==> flow/design.v <==
module master_apb #(parameter ADDR_WIDTH=8, parameter DATA_WIDTH =8, parameter STATE=2 )(
input PCLK,
input PRESETn,
input [ADDR_WIDTH-1:0] apb_write_paddr,
input [DATA_WIDTH-1:0] apb_write_data,
input [ADDR_WIDTH-1:0] apb_read_paddr,
input READ_WRITE,
input PREADY,
input transfer,
input [DATA_WIDTH-1:0] PRDATA,
output PWRITE,
output reg PSEL,
output reg PENABLE,
output [ADDR_WIDTH-1:0] PADDR,
output reg[DATA_WIDTH-1:0] PWDATA,
output reg [DATA_WIDTH-1:0] apb_read_data_out
);
parameter IDLE=2'b00;
parameter SETUP=2'b01;
parameter ACCESS=2'b11;
reg [STATE-1:0] current_state,next_state;
wire [DATA_WIDTH-1:0] temp_read;
always @(posedge PCLK or negedge PRESETn)
begin
if(!PRESETn)
current_state<=IDLE;
else
current_state<=next_state;
end
always @(*)
begin
case (current_state)
IDLE: 
begin
if(transfer==1'b1)
next_state=SETUP;
else
next_state=IDLE;
end
SETUP:
begin
next_state=ACCESS;
end
ACCESS:
begin
if(PREADY==1'b1&&transfer==1'b1)
next_state=SETUP;
else if(PREADY==1'b1&&transfer==1'b0)
next_state=IDLE;
else
next_state=ACCESS;
end
default:
next_state=IDLE;
endcase
end
always@(*)
begin
PWDATA='b0;
case(current_state)
IDLE:
begin
PSEL=1'b0;
PENABLE=1'b0;
end
SETUP:
begin
PSEL=1'b1;
PENABLE=1'b0;
PWDATA=apb_write_data;
end
ACCESS:
begin
PSEL=1'b1;
PENABLE=1'b1;
PWDATA=apb_write_data;
end
default:
begin
PSEL=1'b0;
PENABLE=1'b0;
end
endcase
end
always @(posedge PCLK or negedge PRESETn)
begin
if(!PRESETn)
apb_read_data_out<='b0;
else if (current_state==ACCESS && PWRITE==1'b0)
apb_read_data_out<=PRDATA;
end
assign PWRITE=READ_WRITE;
assign PADDR= READ_WRITE?apb_write_paddr:apb_read_paddr;
endmodule
module RAM_slave #(parameter ADDRESS=8, parameter DATA=8, parameter LOCATION=64, parameter STATES=3)(
input PWRITE,PCLK,PRESETn,
input PSEL1,
input PENABLE,
input [ADDRESS-1:0] paddr,
input [DATA-1:0] pwdata,
output reg [DATA-1:0] prdata,
output reg PREADY
);
parameter IDLE=2'b00;
parameter TRANSFER=2'b01;
parameter WRITE=2'b11;
parameter READ=2'b10;
localparam AW=$clog2(LOCATION);
reg [STATES-1:0] current_state,next_state;
reg [DATA-1:0] memory [0:LOCATION-1];
integer i;
always @(posedge PCLK or negedge PRESETn )
begin
if(!PRESETn)
current_state<=IDLE;
else
current_state<=next_state;
end
always @(*)
begin
case (current_state)
IDLE: 
if(PSEL1==1'b1)
next_state=TRANSFER;
else 
next_state=IDLE;
TRANSFER:
next_state=IDLE;
default:
next_state=IDLE;
endcase
end
always @(*)
if(!PRESETn)
begin
prdata='b0;
PREADY=1'b0;
end
else
begin
    case(current_state)
    IDLE:
    begin
        prdata='b0;
        PREADY=1'b0;
    end
    TRANSFER:
    begin
        PREADY=1'b1;
	if(PWRITE==1'b0)
	if(paddr<LOCATION)
	prdata=memory[paddr[AW-1:0]];
	else
	prdata='b0;	
        else
	 prdata='b0;
    end
default:
begin
prdata='b0;
        PREADY=1'b0;
end
    endcase
end
always @(posedge PCLK or negedge PRESETn)
begin
if(!PRESETn)
begin
    for(i=0;i<LOCATION;i=i+1)
    memory[i]<='b0;
end
else if(current_state==TRANSFER&&PWRITE==1'b1&&paddr<LOCATION)
memory[paddr[AW-1:0]]<=pwdata;
end
endmodule
module apb_top #(parameter ADDRESS=8, parameter DATA =8, parameter LOCATION=64)(
input PCLK,PRESETn,transfer,READ_WRITE,
input [ADDRESS-1:0] apb_write_paddr,apb_read_paddr,
input [DATA-1:0] apb_write_data,
output [DATA-1:0] apb_read_data_out);
wire PWRITE;
wire PREADY;
wire PSEL1;
wire PENABLE;
wire [ADDRESS-1:0] paddr;
wire [DATA-1:0] pwdata,prdata;
master_apb #(.ADDR_WIDTH(ADDRESS),.DATA_WIDTH(DATA)) master(
.PCLK(PCLK),
.PRESETn(PRESETn),
.apb_write_paddr(apb_write_paddr),
.apb_write_data(apb_write_data),
.apb_read_paddr(apb_read_paddr),
.READ_WRITE(READ_WRITE),
.PREADY(PREADY),
.transfer(transfer),
.PRDATA(prdata),
.PWRITE(PWRITE),
.PSEL(PSEL1),
.PENABLE(PENABLE),
.PADDR(paddr),
.PWDATA(pwdata),
.apb_read_data_out(apb_read_data_out));
RAM_slave #(.ADDRESS(ADDRESS),.DATA(DATA), .LOCATION(LOCATION)) slave_dut (
.PWRITE(PWRITE),
.PCLK(PCLK),
.PRESETn(PRESETn),
.PSEL1(PSEL1),
.PENABLE(PENABLE),
.paddr(paddr),
.pwdata(pwdata),
.prdata(prdata),
.PREADY(PREADY)
);
endmodule
Subject: tool reports on apb_top

Hi,

---- Tool chain data of apb_top ----
Each step is given for the RTL above and for the edited RTL.
"original" refers to lines of the RTL above, "edited" to lines of the edited file.
"difference": "edited" minus "original" as printed here. "relative change": 100 x difference / "original".
The mark n/a stands for no value.
set-up
  top ..................................... apb_top
  clock ................................... PCLK
  cell library ............................ sky130hd
  library corner .......................... tt_025C_1v80

---- The edit ----
Unified diff, file above to edited file.
A script made this edit. It changes what the design does and was not meant as an optimisation.
begin of diff
@@ -201,4 +201,6 @@
 .PWDATA(pwdata),
 .apb_read_data_out(apb_read_data_out));
+wire PREADY_p, PREADY_n;
+wire [DATA-1:0] prdata_p, prdata_n;
 RAM_slave #(.ADDRESS(ADDRESS),.DATA(DATA), .LOCATION(LOCATION)) slave_dut (
 .PWRITE(PWRITE),
@@ -209,6 +211,11 @@
 .paddr(paddr),
 .pwdata(pwdata),
-.prdata(prdata),
-.PREADY(PREADY)
+.prdata(prdata_p),
+.PREADY(PREADY_p)
 );
+RAM_slave #(.ADDRESS(ADDRESS),.DATA(DATA), .LOCATION(LOCATION)) slave_dut_x (.PWRITE(PWRITE),
+    .PCLK(PCLK), .PRESETn(PRESETn), .PSEL1(PSEL1), .PENABLE(PENABLE), .paddr(paddr),
+    .pwdata(~pwdata), .prdata(prdata_n), .PREADY(PREADY_n));
+assign PREADY = PREADY_p ^ PREADY_n;
+assign prdata = prdata_p ^ prdata_n;
 endmodule
end of diff

---- After elaboration ----
Counts by Yosys on the flattened word-level netlist (proc, flatten, opt, wreduce). Print and check cells are left out.
cells by class
  what                   original  edited  difference  relative change (%)
  magnitude comparators  1         1       0           0.00
  eq/ne operators        67        69      +2          +2.99
  muxes and demuxes      16        24      +8          +50.00
  bitwise operators      2         5       +3          +150.00
  reduce/logical cells   73        140     +67         +91.78
operators by type and width
  kind                                                  original  edited  difference  relative change (%)
  AND reduction 2 bit                                   64        128     +64         +100.00
  two-way mux 8 bit                                     6         10      +4          +66.67
  two-way mux 1 bit                                     5         8       +3          +60.00
  logical AND 1 bit                                     5         7       +2          +40.00
  equality test 3 x 1 -> 1 bit (second input constant)  2         4       +2          +100.00
  logical NOT 3 bit                                     1         2       +1          +100.00
  parallel mux 8 bit (select 64 bit)                    1         2       +1          +100.00
  NOT 8 bit                                             0         1       +1          n/a
  bitwise XOR 1 bit                                     0         1       +1          n/a
  bitwise XOR 8 bit                                     0         1       +1          n/a
Operator kinds equal on both sides are left out: 16.
word-level totals
  what                        original  edited  difference  relative change (%)
  register bits               525       1040    +515        +98.10
  input port bits             28        28      0           0.00
  output and inout port bits  8         8       0           0.00

---- Depth ----
Depth = most cells in a row (Yosys ltp): at word level without a register or memory, in the mapped netlist without a sequential cell, where the memories' decode and read muxes count.
depth
  what                           original  edited  difference  relative change (%)
  word-level depth               7         8       +1          +14.29
  ABC_AREA                       0         0       n/a         n/a
  depth in mapped cells          12        16      +4          +33.33
  gate-level depth less buffers  7         9       +2          +28.57

---- Synthesis result ----
Yosys stat after the flow's synthesis: flattened, memories mapped to cells. It holds for the ABC_AREA given above (unset counts as 0); a run with the other value may have another netlist.
synthesis totals
  what                             original   edited     difference  relative change (%)
  standard cells after synthesis   2388       4568       +2180       +91.29
  synthesis area (mm^2)            0.0229082  0.0440598  +0.0211516  +92.33
  area of sequential cells (mm^2)  0.0131401  0.0260037  +0.0128636  +97.90
  flip-flops                       525        1039       +514        +97.90
cell types
  type                       original  edited  difference  relative change (%)
  sky130_fd_sc_hd__nand2_1   600       1182    +582        +97.00
  sky130_fd_sc_hd__dfrtp_1   523       1036    +513        +98.09
  sky130_fd_sc_hd__o21ai_0   529       997     +468        +88.47
  sky130_fd_sc_hd__clkbuf_1  138       297     +159        +115.22
  sky130_fd_sc_hd__a22oi_1   112       237     +125        +111.61
  sky130_fd_sc_hd__a22o_1    21        99      +78         +371.43
  sky130_fd_sc_hd__a21oi_1   10        57      +47         +470.00
  sky130_fd_sc_hd__a221oi_1  31        75      +44         +141.94
  sky130_fd_sc_hd__a222oi_1  5         44      +39         +780.00
  sky130_fd_sc_hd__buf_2     23        61      +38         +165.22
  sky130_fd_sc_hd__nor2_1    41        71      +30         +73.17
  sky130_fd_sc_hd__buf_1     4         29      +25         +625.00
  sky130_fd_sc_hd__nand4_1   33        57      +24         +72.73
  sky130_fd_sc_hd__nand3_1   46        32      -14         -30.43
  sky130_fd_sc_hd__a221o_1   5         18      +13         +260.00
  sky130_fd_sc_hd__nor3_2    12        0       -12         -100.00
  sky130_fd_sc_hd__and2_1    9         21      +12         +133.33
  sky130_fd_sc_hd__a32o_1    26        15      -11         -42.31
Cell types equal on both sides are left out: 7.
The list need not be complete.
The figures by module come from a second, unflattened synthesis with its own total; it is not the netlist above.
unflattened totals
  what                                            original   edited     difference  relative change (%)
  cell total of the unflattened synthesis         1878       3727       +1849       +98.46
  area total of the unflattened synthesis (mm^2)  0.0243333  0.0481574  +0.0238241  +97.91
Each row is one instance without its submodules.
by module, original
  module      instances  cells  area (mm^2)  seq. area (mm^2)
  RAM_slave   1          1832   0.0237152    0.0128636
  master_apb  1          46     0.0006181    0.0002765
  apb_top     1          0      0            0
by module, edited
  module      instances  cells  area (mm^2)  seq. area (mm^2)
  RAM_slave   2          1832   0.0237152    0.0128636
  master_apb  1          46     0.0006181    0.0002765
  apb_top     1          17     0.0001089    0

---- Path before layout ----
OpenSTA on the mapped netlist: ideal clock, no wires. The path of least setup slack (recovery checks aside). Input and output delay are each 20% of the period. Register names are those of the netlist, which keeps one name where synthesis merged equal registers.
timing after synthesis
  what                                 original                              edited                                difference  relative change (%)
  path type                            input to register                     input to register                     n/a         n/a
  from                                 input READ_WRITE                      input READ_WRITE                      n/a         n/a
  to                                   register master.apb_read_data_out[6]  register master.apb_read_data_out[3]  n/a         n/a
  period (ps)                          5000                                  5000                                  0           0.00
  library setup time (ps)              124                                   129                                   +5          n/a
  arrival time (ps)                    2856                                  3306                                  +450        +15.76
  setup slack (ps)                     2021                                  1566                                  -455        n/a
  delay of the path (ps)               1980                                  2435                                  +455        +22.98
  driving pins on the path             9                                     12                                    +3          +33.33
  path buffers                         3                                     4                                     +1          +33.33
  period reached after synthesis (ps)  2979                                  3434                                  +455        +15.27
"delay of the path" is the arrival time less input delay plus setup time.
"driving pins on the path" counts driving pins, that of a launching flip-flop among them; a cell with two outputs on the path counts twice.
"period reached after synthesis" = period - worst setup slack (recovery checks aside). The figure is calculated, with input and output delays left at 20% of the set period.
The rows between start and end are the longest chain of elaborated cells between them; the timing report does not say that the signal goes this way. Where chains are equally long, one stands for them.
Each line given opens the expression or statement behind the cell; cells for indexed reads and writes are added by Yosys, which also makes memories of some case tables.
on the way, after synthesis, original
  cell sequence ........................... sky130_fd_sc_hd__buf_6 sky130_fd_sc_hd__buf_6 sky130_fd_sc_hd__and3b_1 sky130_fd_sc_hd__or2_1 sky130_fd_sc_hd__buf_6 sky130_fd_sc_hd__a32oi_1 sky130_fd_sc_hd__nand4_1 sky130_fd_sc_hd__or4_1 sky130_fd_sc_hd__o31a_1
  cells in the longest elaborated chain ... 7
  elaborated cells on any way between the ends .. 73
ends and longest elaborated chain, after synthesis, original
  what                                line  RTL
  start: declaration                  177   input PCLK,PRESETn,transfer,READ_WRITE,
  two-way mux 8 bit                   93    assign PADDR= READ_WRITE?apb_write_paddr:apb_read_paddr;
  equality test 6 bit                 152   prdata=memory[paddr[AW-1:0]];
  parallel mux 8 bit (select 64 bit)  152
  two-way mux 8 bit                   151   if(paddr<LOCATION)
  two-way mux 8 bit                   150   if(PWRITE==1'b0)
  two-way mux 8 bit                   141   case(current_state)
  two-way mux 8 bit                   134   if(!PRESETn)
  end: assignment                     88    apb_read_data_out<='b0;
  end: assignment                     90    apb_read_data_out<=PRDATA;
  end: declaration                    16    output reg [DATA_WIDTH-1:0] apb_read_data_out
on the way, after synthesis, edited
  cell sequence ........................... sky130_fd_sc_hd__buf_6 sky130_fd_sc_hd__buf_8 sky130_fd_sc_hd__or3_4 sky130_fd_sc_hd__buf_4 sky130_fd_sc_hd__a222oi_1 sky130_fd_sc_hd__buf_4 sky130_fd_sc_hd__a22oi_1 sky130_fd_sc_hd__and3_1 sky130_fd_sc_hd__nand4_1 sky130_fd_sc_hd__o221ai_1 sky130_fd_sc_hd__xnor2_1 sky130_fd_sc_hd__o21ai_1
  cells in the longest elaborated chain ... 8
  elaborated cells on any way between the ends .. 79
ends and longest elaborated chain, after synthesis, edited
  what                                line  RTL
  start: declaration                  177   input PCLK,PRESETn,transfer,READ_WRITE,
  two-way mux 8 bit                   93    assign PADDR= READ_WRITE?apb_write_paddr:apb_read_paddr;
  equality test 6 bit                 152   prdata=memory[paddr[AW-1:0]];
  parallel mux 8 bit (select 64 bit)  152
  two-way mux 8 bit                   151   if(paddr<LOCATION)
  two-way mux 8 bit                   150   if(PWRITE==1'b0)
  two-way mux 8 bit                   141   case(current_state)
  two-way mux 8 bit                   134   if(!PRESETn)
  bitwise XOR 8 bit                   220   assign prdata = prdata_p ^ prdata_n;
  end: assignment                     88    apb_read_data_out<='b0;
  end: assignment                     90    apb_read_data_out<=PRDATA;
  end: declaration                    16    output reg [DATA_WIDTH-1:0] apb_read_data_out

---- Timing after layout ----
Path of least setup slack in the final report of each run of pair A (OpenROAD, finished layout, wires in). Where an end is a register, its clock arrival counts in the times.
The report prints the path's times to 10 ps; the period is as set.
timing after layout
  what                      original                              edited                                difference  relative change (%)
  path type                 input to register                     input to register                     n/a         n/a
  from                      input apb_read_paddr[1]               input READ_WRITE                      n/a         n/a
  to                        register master.apb_read_data_out[0]  register master.apb_read_data_out[1]  n/a         n/a
  period (ps)               5000                                  5000                                  0           0.00
  library setup time (ps)   80                                    130                                   +50         n/a
  arrival time (ps)         4990                                  5080                                  +90         +1.80
  setup slack (ps)          540                                   490                                   -50         n/a
  driving pins on the path  10                                    15                                    +5          +50.00
  path buffers              3                                     6                                     +3          +100.00
The rows between start and end are the longest chain of elaborated cells between them; the timing report does not say that the signal goes this way. Where chains are equally long, one stands for them.
on the way, after layout, original
  cell sequence ........................... sky130_fd_sc_hd__clkdlybuf4s50_1 sky130_fd_sc_hd__or3b_1 sky130_fd_sc_hd__and2_1 sky130_fd_sc_hd__buf_4 sky130_fd_sc_hd__nor3_2 sky130_fd_sc_hd__a221o_1 sky130_fd_sc_hd__nor4_2 sky130_fd_sc_hd__buf_4 sky130_fd_sc_hd__and4_1 sky130_fd_sc_hd__a32oi_1
  cells in the longest elaborated chain ... 7
  elaborated cells on any way between the ends .. 71
ends and longest elaborated chain, after layout, original
  what                                line  RTL
  start: declaration                  178   input [ADDRESS-1:0] apb_write_paddr,apb_read_paddr,
  two-way mux 8 bit                   93    assign PADDR= READ_WRITE?apb_write_paddr:apb_read_paddr;
  equality test 6 bit                 152   prdata=memory[paddr[AW-1:0]];
  parallel mux 8 bit (select 64 bit)  152
  two-way mux 8 bit                   151   if(paddr<LOCATION)
  two-way mux 8 bit                   150   if(PWRITE==1'b0)
  two-way mux 8 bit                   141   case(current_state)
  two-way mux 8 bit                   134   if(!PRESETn)
  end: assignment                     88    apb_read_data_out<='b0;
  end: assignment                     90    apb_read_data_out<=PRDATA;
  end: declaration                    16    output reg [DATA_WIDTH-1:0] apb_read_data_out
on the way, after layout, edited
  cell sequence ........................... sky130_fd_sc_hd__clkdlybuf4s50_1 sky130_fd_sc_hd__buf_12 sky130_fd_sc_hd__or3_1 sky130_fd_sc_hd__buf_4 sky130_fd_sc_hd__and2_1 sky130_fd_sc_hd__nor3_2 sky130_fd_sc_hd__buf_4 sky130_fd_sc_hd__buf_4 sky130_fd_sc_hd__a221o_1 sky130_fd_sc_hd__a2111oi_0 sky130_fd_sc_hd__nand4_1 sky130_fd_sc_hd__o221ai_1 sky130_fd_sc_hd__buf_4 sky130_fd_sc_hd__xnor2_1 sky130_fd_sc_hd__o21ai_1
  cells in the longest elaborated chain ... 8
  elaborated cells on any way between the ends .. 79
ends and longest elaborated chain, after layout, edited
  what                                line  RTL
  start: declaration                  177   input PCLK,PRESETn,transfer,READ_WRITE,
  two-way mux 8 bit                   93    assign PADDR= READ_WRITE?apb_write_paddr:apb_read_paddr;
  equality test 6 bit                 152   prdata=memory[paddr[AW-1:0]];
  parallel mux 8 bit (select 64 bit)  152
  two-way mux 8 bit                   151   if(paddr<LOCATION)
  two-way mux 8 bit                   150   if(PWRITE==1'b0)
  two-way mux 8 bit                   141   case(current_state)
  two-way mux 8 bit                   134   if(!PRESETn)
  bitwise XOR 8 bit                   220   assign prdata = prdata_p ^ prdata_n;
  end: assignment                     88    apb_read_data_out<='b0;
  end: assignment                     90    apb_read_data_out<=PRDATA;
  end: declaration                    16    output reg [DATA_WIDTH-1:0] apb_read_data_out

---- Flow runs ----
Both versions went through the flow (Yosys, OpenROAD) with the same settings in each pair. Constraints: input delay and output delay 20% of the set period each, output load 0.01 pF.
flow settings, pair A
  CORE_UTILIZATION ........................ 40
  PLACE_DENSITY ........................... 0.6
  period_ns ............................... 5.0
  CAP_MARGIN .............................. 20
  CORE_MARGIN ............................. 2
  SLEW_MARGIN ............................. 20
results, pair A
  what                                       original   edited     difference  relative change (%)
  netlist area reported by Yosys (mm^2)      0.0229082  0.0440598  +0.0211516  +92.33
  die outline area (mm^2)                    0.0591998  0.112819   +0.0536192  +90.57
  std-cell area (final layout) (mm^2)        0.0267131  0.0512929  +0.0245798  +92.01
  utilization in the final report (%)        47.3       47.1       -0.2        n/a
  lowest setup slack (ps)                    540        488        -52         n/a
  total negative slack on setup checks (ps)  0          0          0           n/a
  overall power (mW)                         9.198      17.457     +8.259      +89.79
  clock period achieved (ps)                 4460       4512       +52         +1.17
flow settings, pair B
  ABC_AREA ................................ 1
  CELL_PAD_IN_SITES_GLOBAL_PLACEMENT ...... 1
  CORE_UTILIZATION ........................ 28
  CTS_CLUSTER_SIZE ........................ 14
  GPL_ROUTABILITY_DRIVEN .................. 1
  MAX_ROUTING_LAYER ....................... met5
  PLACE_DENSITY ........................... 0.58
  SETUP_SLACK_MARGIN ...................... 0.45
  TNS_END_PERCENT ......................... 85
  period_ns ............................... 3.16
  CAP_MARGIN .............................. 20
  CORE_MARGIN ............................. 2
  SLEW_MARGIN ............................. 20
results, pair B
  what                                       original   edited     difference  relative change (%)
  netlist area reported by Yosys (mm^2)      0.0248301  0.0472153  +0.0223852  +90.15
  die outline area (mm^2)                    0.0910772  0.171926   +0.0808488  +88.77
  std-cell area (final layout) (mm^2)        0.0299099  0.0611224  +0.0312125  +104.36
  utilization in the final report (%)        33.9       36.5       +2.6        n/a
  lowest setup slack (ps)                    626        525        -101        n/a
  total negative slack on setup checks (ps)  0          0          0           n/a
  overall power (mW)                         14.793     29.957     +15.164     +102.51
  clock period achieved (ps)                 2534       2635       +101        +3.99
"clock period achieved": clock period set for the run, less the worst setup slack. It is reckoned from that one timing run; input and output delays stay at 20% of the period that was set.
By "overall power" is meant OpenSTA's value without simulated activity: inputs other than the clock are taken to toggle once in ten clock periods, and the tool carries that through the logic.

Regards
